==> flow/design.v <==
`timescale 1ns / 1ps
module button_debounce (
    input clk,        
    input rst,        
    input button_in,  
    output reg button_out  
);
    parameter integer DEBOUNCE_TIME = 200; 
    reg [19:0] counter;
    reg button_state;
    always @(posedge clk or posedge rst) begin
        if (rst) begin
            counter <= 0;
            button_state <= 0;
            button_out <= 0;
        end else begin
            if (button_in != button_state) begin
                counter <= counter + 1;
                if (counter >= DEBOUNCE_TIME) begin
                    button_state <= button_in;
                    button_out <= button_in;
                    counter <= 0;
                end
            end else begin
                counter <= 0;
            end
        end
    end
endmodule
`timescale 1ns / 1ps
module operatorremainder(
    input [35:0] n,
    output reg is_multiple
);
	parameter DIVISOR = 20000;
	reg [35:0] temp;
	reg [35:0] quotient;
	reg [35:0] remainder;
	integer i;
	always @(*) begin
        temp = n;
        quotient = 0;
        remainder = 0;
        for (i = 35; i >= 0; i = i - 1) begin
            quotient = (quotient << 1) | (temp[i] ? 1'b1 : 1'b0);
            if (quotient >= DIVISOR) begin
                quotient = quotient - DIVISOR;
                remainder = (remainder << 1) | 1'b1;
            end else begin
                remainder = (remainder << 1);
            end
        end
        is_multiple = (quotient == 0);
    end
endmodule
`timescale 1ns / 1ps
module ClockTest(
	input clk,
	input rst,
	input btn,
	output reg [6:0] seg,  
	output reg [3:0] an,
	output reg buttons_pressed, 
	output reg buttons_released 
);
	wire is_divisible;  
   reg [7:0] counter;  
   reg [35:0] cnt;	 
   wire buttons_out;
	reg buttons_out_prev;
   wire [6:0] segments [15:0];  
	reg [3:0] ones;  
   reg [3:0] tens;  
	reg [3:0] s_ones;  
	reg [3:0] s_tens;  
   reg [6:0] refresh_counter;  
   reg refresh_flag;	 
   reg [7:0] clk_display;  
      assign segments[0] = 7'b1000000;   
      assign segments[1] = 7'b1111001;   
      assign segments[2] = 7'b0100100;   
      assign segments[3] = 7'b0110000;   
      assign segments[4] = 7'b0011001;   
      assign segments[5] = 7'b0010010;   
      assign segments[6] = 7'b0000010;   
      assign segments[7] = 7'b1111000;   
      assign segments[8] = 7'b0000000;   
      assign segments[9] = 7'b0010000;   
      assign segments[10] = 7'b0001000;  
      assign segments[11] = 7'b0000011;  
      assign segments[12] = 7'b1000110;  
      assign segments[13] = 7'b0100001;  
      assign segments[14] = 7'b0000110;  
      assign segments[15] = 7'b0001110;  
   button_debounce debounce (
		.clk(clk),
		.rst(rst),
		.button_in(btn),
		.button_out(buttons_out)
   );
   operatorremainder remainder (
        .n(cnt),
        .is_multiple(is_divisible)
    );
   always @ (posedge clk or posedge rst) begin
      if (rst) begin  
         cnt <= 0;
         counter <= 0;
			ones <= 0;
			tens <= 0;
			s_ones <= 0;
			s_tens <= 0;
			clk_display <= 0;
			buttons_out_prev <= 0;
			buttons_pressed <= 0;
			buttons_released <= 0;
      end else begin
			if(cnt == 1_200_000 -1) begin 
				cnt <= 0;
				ones <= 0;
				tens <= 0;
				s_ones <= 0;
				s_tens <= 0;
				clk_display <= 0;
			end else begin
			if (is_divisible) begin 
				if(clk_display == 60) begin
					s_ones <= 0;
					s_tens <= 0;
				end else begin
					clk_display <= clk_display+1;
					if(s_ones == 9) begin
						s_ones <= 0;
						s_tens <= s_tens + 1;
					end else begin
						s_ones <= s_ones + 1;
					end
				end
			end
			buttons_out_prev <= buttons_out;
			buttons_pressed <= (buttons_out & ~buttons_out_prev);	  
			buttons_released <= (~buttons_out & buttons_out_prev);  
			if (buttons_pressed) begin
				if (ones == 9) begin
					ones <= 0;
					if (tens == 9) begin
						tens <= 0;
					end else begin
						tens <= tens + 1;
					end
				end else begin
				ones <= ones + 1;
				end
			end
			cnt <= cnt + 1;
         end   
      end
   end
	always @(posedge clk or posedge rst) begin
		if (rst) begin
			refresh_counter <= 0;
			refresh_flag <= 0;
		end else begin
		refresh_counter <= refresh_counter + 1;
		if (refresh_counter == 250) begin   
			refresh_counter <= 0;
			refresh_flag <= ~refresh_flag;
		end
		end
	end
	always @(posedge clk or posedge rst) begin
		if (rst) begin
			seg <= 7'b1111111;
			an <= 4'b1111;
		end else
		case (refresh_counter[6:5])
			2'b00: begin
				seg <= segments[ones];
				an <= 4'b1110; 
			end
			2'b01: begin
				seg <= segments[tens];
				an <= 4'b1101; 
			end
				2'b10: begin
				seg <= segments[s_ones];
				an <= 4'b1011; 
			end
				2'b11: begin
				seg <= segments[s_tens];
				an <= 4'b0111; 
			end
		endcase
end
endmodule
* Reports on ClockTest
What the tools print for ClockTest, step after step.
Line numbers count from 1 in the design file above.
Operators carry their Yosys type and port widths (W data, S select, Z words).
Cell names lack the library's common part.
The mark -- stands for no value.
- Top module :: ClockTest
- Clock port :: clk
- Cell library :: sky130hd
- Library corner :: tt_025C_1v80

* After elaboration
Source: Yosys, flattened and elaborated, memories not mapped. Widths are those after wreduce. Registers that Yosys merges into a memory's read port (data or address) are not register bits. Print and check cells do not count. Equal cells are merged and count once.
- Register bits after elaboration :: 102
- Bits in latches :: 0
- Bits in writable memories :: 0
- Memory bits (read-only) :: 0
- Word width x clocked read ports :: 0
- Memories :: 0
- Input bits :: 3
- Output and inout port bits :: 13
- Cells after elaboration :: 314
- Add/subtract/negate cells :: 44
- $mul :: 0
- Divide/modulo/power cells :: 0
- Magnitude comparators :: 37
- Equality and inequality tests :: 67
- Shift-type cells :: 0
- Mux-type cells :: 99
- Bitwise logic cells :: 39
- Reduce/logical cells :: 14
** Operator list (count)
- $or A36 B1 Y36 :: 35
- $ge A36 B15 Y1 const B :: 35
- $mux W35 :: 35
- $sub A35 B15 Y35 const B :: 34
- $pmux W7 S16 :: 4
- $eq A4 B4 Y1 const B :: 32
- $mux W36 :: 2
- $eq A4 B3 Y1 const B :: 16
- $mux W4 :: 15
- $mux W20 :: 2
- $add A36 B1 Y36 const B :: 1
- $sub A36 B15 Y36 const B :: 1
- $eq A36 B21 Y1 const B :: 1
- $logic_not A36 Y1 :: 1
- $mux W1 :: 36
- $eq A4 B2 Y1 const B :: 8
- $pmux W7 S4 :: 1
- $mux W8 :: 3
- $add A20 B1 Y20 const B :: 1
- $ge A20 B8 Y1 const B :: 1
- $sub A1 B15 Y16 const B :: 1
- $add A4 B1 Y4 const B :: 4
- $eq A4 B1 Y1 const B :: 4
- $logic_not A4 Y1 :: 4
- $pmux W4 S4 :: 1
- $ge A1 B15 Y1 const B :: 1
- $reduce_and A2 Y1 :: 4
- $add A8 B1 Y8 const B :: 1
Other operator kinds: 11; their cells: 16.

* Longest topological paths
Yosys ltp: most cells in a row. Word level: on the elaborated netlist, between registers, memories and ports. Mapped: between sequential cells and ports; inverters and the memories' decode and read muxes count.
- Word-level depth :: 111
- ABC_AREA :: 1
- Mapped depth :: 208

* Mapped cells and area
Yosys stat after the flow's synthesis: flattened, memories mapped to cells. It holds for the ABC_AREA given above (unset counts as 0); a run with the other value may have another netlist.
- Mapped cells :: 5661
- Synthesis area :: 34734.6 µm²
- Flip-flop cells :: 102
** Cell types (count)
- nand2_1 :: 1562
- nand2_4 :: 330
- nand2_2 :: 445
- nand3_1 :: 545
- inv_1 :: 610
- dfrtp_1 :: 91
- nor2_1 :: 540
- nand4_1 :: 209
- nor2_4 :: 109
- nand3_4 :: 68
- nand3_2 :: 118
- nor2_2 :: 172
- xor2_1 :: 103
- inv_2 :: 122
- ha_1 :: 36
- nor2_8 :: 20
- buf_12 :: 19
- buf_6 :: 32
Not listed: further types 70, cells in them 530.

* Worst setup path after synthesis
Path of least setup slack by OpenSTA after synthesis, without wires, with an ideal clock, recovery checks aside; 20% of the period is set as input and as output delay. Where synthesis merged equal registers, the netlist keeps one of their names.
- Path type :: register to register
- Start :: reg cnt[31]
- End :: reg clk_display[5]
- Clock period :: 50.0 ns
- Time at the first pin :: 0.000 ns
- Data arrival time :: 19.825 ns
- Required time :: 49.882 ns
- Path slack :: 30.056 ns
- Delay of the path :: 19.943 ns
- Stages :: 178
- Buffers on the path :: 16
- Synthesis period reached :: 19.944 ns
"delay of the path" is the arrival time less input delay plus setup time.
"stages" counts driving pins, that of a launching flip-flop among them; a cell with two outputs on the path counts twice.
"synthesis period reached" = period - worst setup slack (recovery checks aside). The figure is calculated, with input and output delays left at 20% of the set period.
The rows between start and end are the longest chain of elaborated cells between them; the timing report does not say that the signal goes this way. Where chains are equally long, one stands for them.
Each line given opens the expression or statement behind the cell; cells for indexed reads and writes are added by Yosys, which also makes memories of some case tables.
A register here has more assigning lines than the two given.
- Cells stage by stage :: dfrtp_1 -> nand2_2 -> nor2_2 -> nand2_2 -> nand2_4 -> ha_1 -> inv_1 -> nand2_4 -> nand2_4 -> nand3_1 -> nor2_1 -> nand3_4 -> nand3_2 -> buf_12 -> nand2_4 -> nand2_4 -> ha_1 -> nand3_1 -> [142 not listed] -> nand3_2 -> nand2_2 -> inv_2 -> nand2_2 -> nand3_2 -> buf_6 -> buf_8 -> nand2_2 -> nand2_1 -> nor2_1 -> nand2_1 -> nor2_2 -> nand3_2 -> nand2_4 -> buf_12 -> nand2_4 -> nand2_1 -> nand2_1
- Length of the longest elaborated chain :: 100
- Elaborated cells on any way between the ends :: 136
- Classes of those cells :: add/sub: 32; compare: 32; eq/ne: 2; mux: 35; logic: 32; reduce/logical: 3
** Ends and longest elaborated chain, post-synthesis
- start, declared :: RTL line 68 : reg [35:0] cnt;
- start, assigned :: RTL line 107 : cnt <= 0;
- start, assigned :: RTL line 155 : cnt <= cnt + 1;
- $mux W1 :: RTL line 45 : quotient = (quotient << 1) | (temp[i] ? 1'b1 : 1'b0);
- $or A36 B1 Y36 :: RTL line 45
- $sub A35 B15 Y35 :: RTL line 47 : quotient = quotient - DIVISOR;
- $mux W35 :: RTL line 46 : if (quotient >= DIVISOR) begin
- $or A36 B1 Y36 :: RTL line 45
- $ge A36 B15 Y1 :: RTL line 46
- $mux W35 :: RTL line 46
- [86 not listed]
- $mux W35 :: RTL line 46
- $or A36 B1 Y36 :: RTL line 45
- $ge A36 B15 Y1 :: RTL line 46
- $mux W36 :: RTL line 46
- $logic_not A36 Y1 :: RTL line 53 : is_multiple = (quotient == 0);
- $mux W8 :: RTL line 126 : if (is_divisible) begin
- $mux W8 :: RTL line 118 : if(cnt == 1_200_000 -1) begin
- end, assigned :: RTL line 113 : clk_display <= 0;
- end, assigned :: RTL line 131 : clk_display <= clk_display+1;
- end, declared :: RTL line 78 : reg [7:0] clk_display;

* Path in the finished layout
From the final timing report of run 3: the path of least setup slack in the routed layout; clock arrival at registers is part of the times.
- Path type :: register to register
- Start :: reg cnt[33]
- End :: reg clk_display[7]
- Clock period :: 50.0 ns
- Time at the first pin :: 0.37 ns
- Data arrival time :: 31.77 ns
- Required time :: 50.27 ns
- Path slack :: 18.50 ns
- Stages :: 151
- Buffers on the path :: 1
The rows between start and end are the longest chain of elaborated cells between them; the timing report does not say that the signal goes this way. Where chains are equally long, one stands for them.
A register here has more assigning lines than the two given.
- Cells stage by stage :: dfrtp_1 -> nor2_2 -> inv_2 -> o21ai_4 -> nand2_2 -> nand2_4 -> nand2_2 -> nor2_2 -> nor2_2 -> nor2_4 -> nand3_2 -> o21ai_1 -> inv_1 -> nand3_1 -> nor2_4 -> nand2_4 -> nand3_4 -> nand2_1 -> [115 not listed] -> nor2_8 -> nand3_4 -> nand3_2 -> nand2_4 -> nor2_4 -> inv_2 -> nor2_2 -> nand3_2 -> nand2_1 -> nand2_1 -> nor2_1 -> nand2_1 -> nor2_2 -> nand3_2 -> nand2_4 -> nand2_4 -> nand2_1 -> nand2_1
- Length of the longest elaborated chain :: 106
- Elaborated cells on any way between the ends :: 144
- Classes of those cells :: add/sub: 34; compare: 34; eq/ne: 2; mux: 37; logic: 34; reduce/logical: 3
** Ends and longest elaborated chain, after layout
- start, declared :: RTL line 68 : reg [35:0] cnt;
- start, assigned :: RTL line 107 : cnt <= 0;
- start, assigned :: RTL line 155 : cnt <= cnt + 1;
- $mux W1 :: RTL line 45 : quotient = (quotient << 1) | (temp[i] ? 1'b1 : 1'b0);
- $or A36 B1 Y36 :: RTL line 45
- $sub A35 B15 Y35 :: RTL line 47 : quotient = quotient - DIVISOR;
- $mux W35 :: RTL line 46 : if (quotient >= DIVISOR) begin
- $or A36 B1 Y36 :: RTL line 45
- $ge A36 B15 Y1 :: RTL line 46
- $mux W35 :: RTL line 46
- [92 not listed]
- $mux W35 :: RTL line 46
- $or A36 B1 Y36 :: RTL line 45
- $ge A36 B15 Y1 :: RTL line 46
- $mux W36 :: RTL line 46
- $logic_not A36 Y1 :: RTL line 53 : is_multiple = (quotient == 0);
- $mux W8 :: RTL line 126 : if (is_divisible) begin
- $mux W8 :: RTL line 118 : if(cnt == 1_200_000 -1) begin
- end, assigned :: RTL line 113 : clk_display <= 0;
- end, assigned :: RTL line 131 : clk_display <= clk_display+1;
- end, declared :: RTL line 78 : reg [7:0] clk_display;

FLOW RESULTS
============

Flow measurements of ClockTest on sky130hd: 6 stored runs with different settings, listed in no order. Input and output delays are each 20% of the period that was set; the output load is 0.01 pF.
"period achieved": clock period set for the run, less the worst setup slack. It is reckoned from that one timing run; input and output delays stay at 20% of the period that was set.
"worst setup path time": the worst setup path's part of the clock period (all of it between registers, 20% less for each end at a port) less its slack. A launch clock that arrives late makes it longer, a capture clock that arrives late makes it shorter.
"total design power": no workload was simulated; the value follows from the tool's default switching activity.

** Run 1
- Settings :: ABC_AREA=1; CAP_MARGIN=0; CELL_PAD_IN_SITES_DETAIL_PLACEMENT=0; CELL_PAD_IN_SITES_GLOBAL_PLACEMENT=2; CORE_MARGIN=3; CORE_UTILIZATION=59; CTS_CLUSTER_DIAMETER=355; CTS_CLUSTER_SIZE=24; GPL_ROUTABILITY_DRIVEN=0; GPL_TIMING_DRIVEN=1; HOLD_SLACK_MARGIN=0.29; MAX_ROUTING_LAYER=met5; PLACE_DENSITY_LB_ADDON=0.11; SETUP_SLACK_MARGIN=5.0; TNS_END_PERCENT=30; period_ns=55.3; SLEW_MARGIN=20
- Outcome :: stopped before the end: placement reported FLW-0024

** Run 2
- Settings :: ABC_AREA=1; CAP_MARGIN=0; CELL_PAD_IN_SITES_DETAIL_PLACEMENT=0; CELL_PAD_IN_SITES_GLOBAL_PLACEMENT=2; CORE_MARGIN=10; CORE_UTILIZATION=64; CTS_CLUSTER_DIAMETER=111; CTS_CLUSTER_SIZE=24; GPL_ROUTABILITY_DRIVEN=0; GPL_TIMING_DRIVEN=0; HOLD_SLACK_MARGIN=0.19; MAX_ROUTING_LAYER=met4; PLACE_DENSITY_LB_ADDON=0.11; TNS_END_PERCENT=40; period_ns=55.3; SLEW_MARGIN=20
- Outcome :: stopped before the end: placement reported FLW-0024

** Run 3
- Settings :: ABC_AREA=1; CAP_MARGIN=30; CELL_PAD_IN_SITES_DETAIL_PLACEMENT=0; CORE_ASPECT_RATIO=0.53; CORE_MARGIN=10; CORE_UTILIZATION=40; CTS_CLUSTER_DIAMETER=236; GPL_ROUTABILITY_DRIVEN=0; HOLD_SLACK_MARGIN=0.08; MAX_ROUTING_LAYER=met4; PLACE_DENSITY_LB_ADDON=0.27; SETUP_SLACK_MARGIN=5.0; TNS_END_PERCENT=10; period_ns=50; SLEW_MARGIN=20
- Area of the synthesized netlist :: 34734.6 µm²
- Overall die area :: 99622.5 µm²
- Final design utilization :: 0.413
- Worst setup slack after layout :: 18.499 ns
- Total design power :: 183.4 µW
- Period achieved :: 31.501 ns
- Worst setup path time :: 31.50 ns
- Critical path type :: register to register

** Run 4
- Settings :: CAP_MARGIN=30; CELL_PAD_IN_SITES_DETAIL_PLACEMENT=1; CORE_ASPECT_RATIO=0.53; CORE_UTILIZATION=40; CTS_CLUSTER_DIAMETER=236; GPL_ROUTABILITY_DRIVEN=0; HOLD_SLACK_MARGIN=0.08; MAX_ROUTING_LAYER=met4; PLACE_DENSITY_LB_ADDON=0.27; SETUP_SLACK_MARGIN=5.0; TNS_END_PERCENT=10; period_ns=50; CORE_MARGIN=2; SLEW_MARGIN=20
- Area of the synthesized netlist :: 30112.6 µm²
- Overall die area :: 77602.4 µm²
- Final design utilization :: 0.423
- Worst setup slack after layout :: 6.504 ns
- Total design power :: 211.7 µW
- Period achieved :: 43.496 ns
- Worst setup path time :: 43.50 ns
- Critical path type :: register to register

** Run 5
- Settings :: CORE_UTILIZATION=40; period_ns=36.2; CAP_MARGIN=20; CORE_MARGIN=2; SLEW_MARGIN=20
- Area of the synthesized netlist :: 30112.6 µm²
- Overall die area :: 77492.6 µm²
- Final design utilization :: 0.447
- Worst setup slack after layout :: 1.709 ns
- Total design power :: 283.5 µW
- Period achieved :: 34.491 ns
- Worst setup path time :: 34.49 ns
- Critical path type :: register to register

** Run 6
- Settings :: CAP_MARGIN=25; CELL_PAD_IN_SITES_DETAIL_PLACEMENT=0; CELL_PAD_IN_SITES_GLOBAL_PLACEMENT=0; CORE_MARGIN=4; CORE_UTILIZATION=60; CTS_CLUSTER_DIAMETER=342; GPL_ROUTABILITY_DRIVEN=0; period_ns=43.7; SLEW_MARGIN=20
- Area of the synthesized netlist :: 30112.6 µm²
- Overall die area :: 53835.6 µm²
- Final design utilization :: 0.626
- Worst setup slack after layout :: 2.656 ns
- Total design power :: 236 µW
- Period achieved :: 41.044 ns
- Worst setup path time :: 41.04 ns
- Critical path type :: register to register
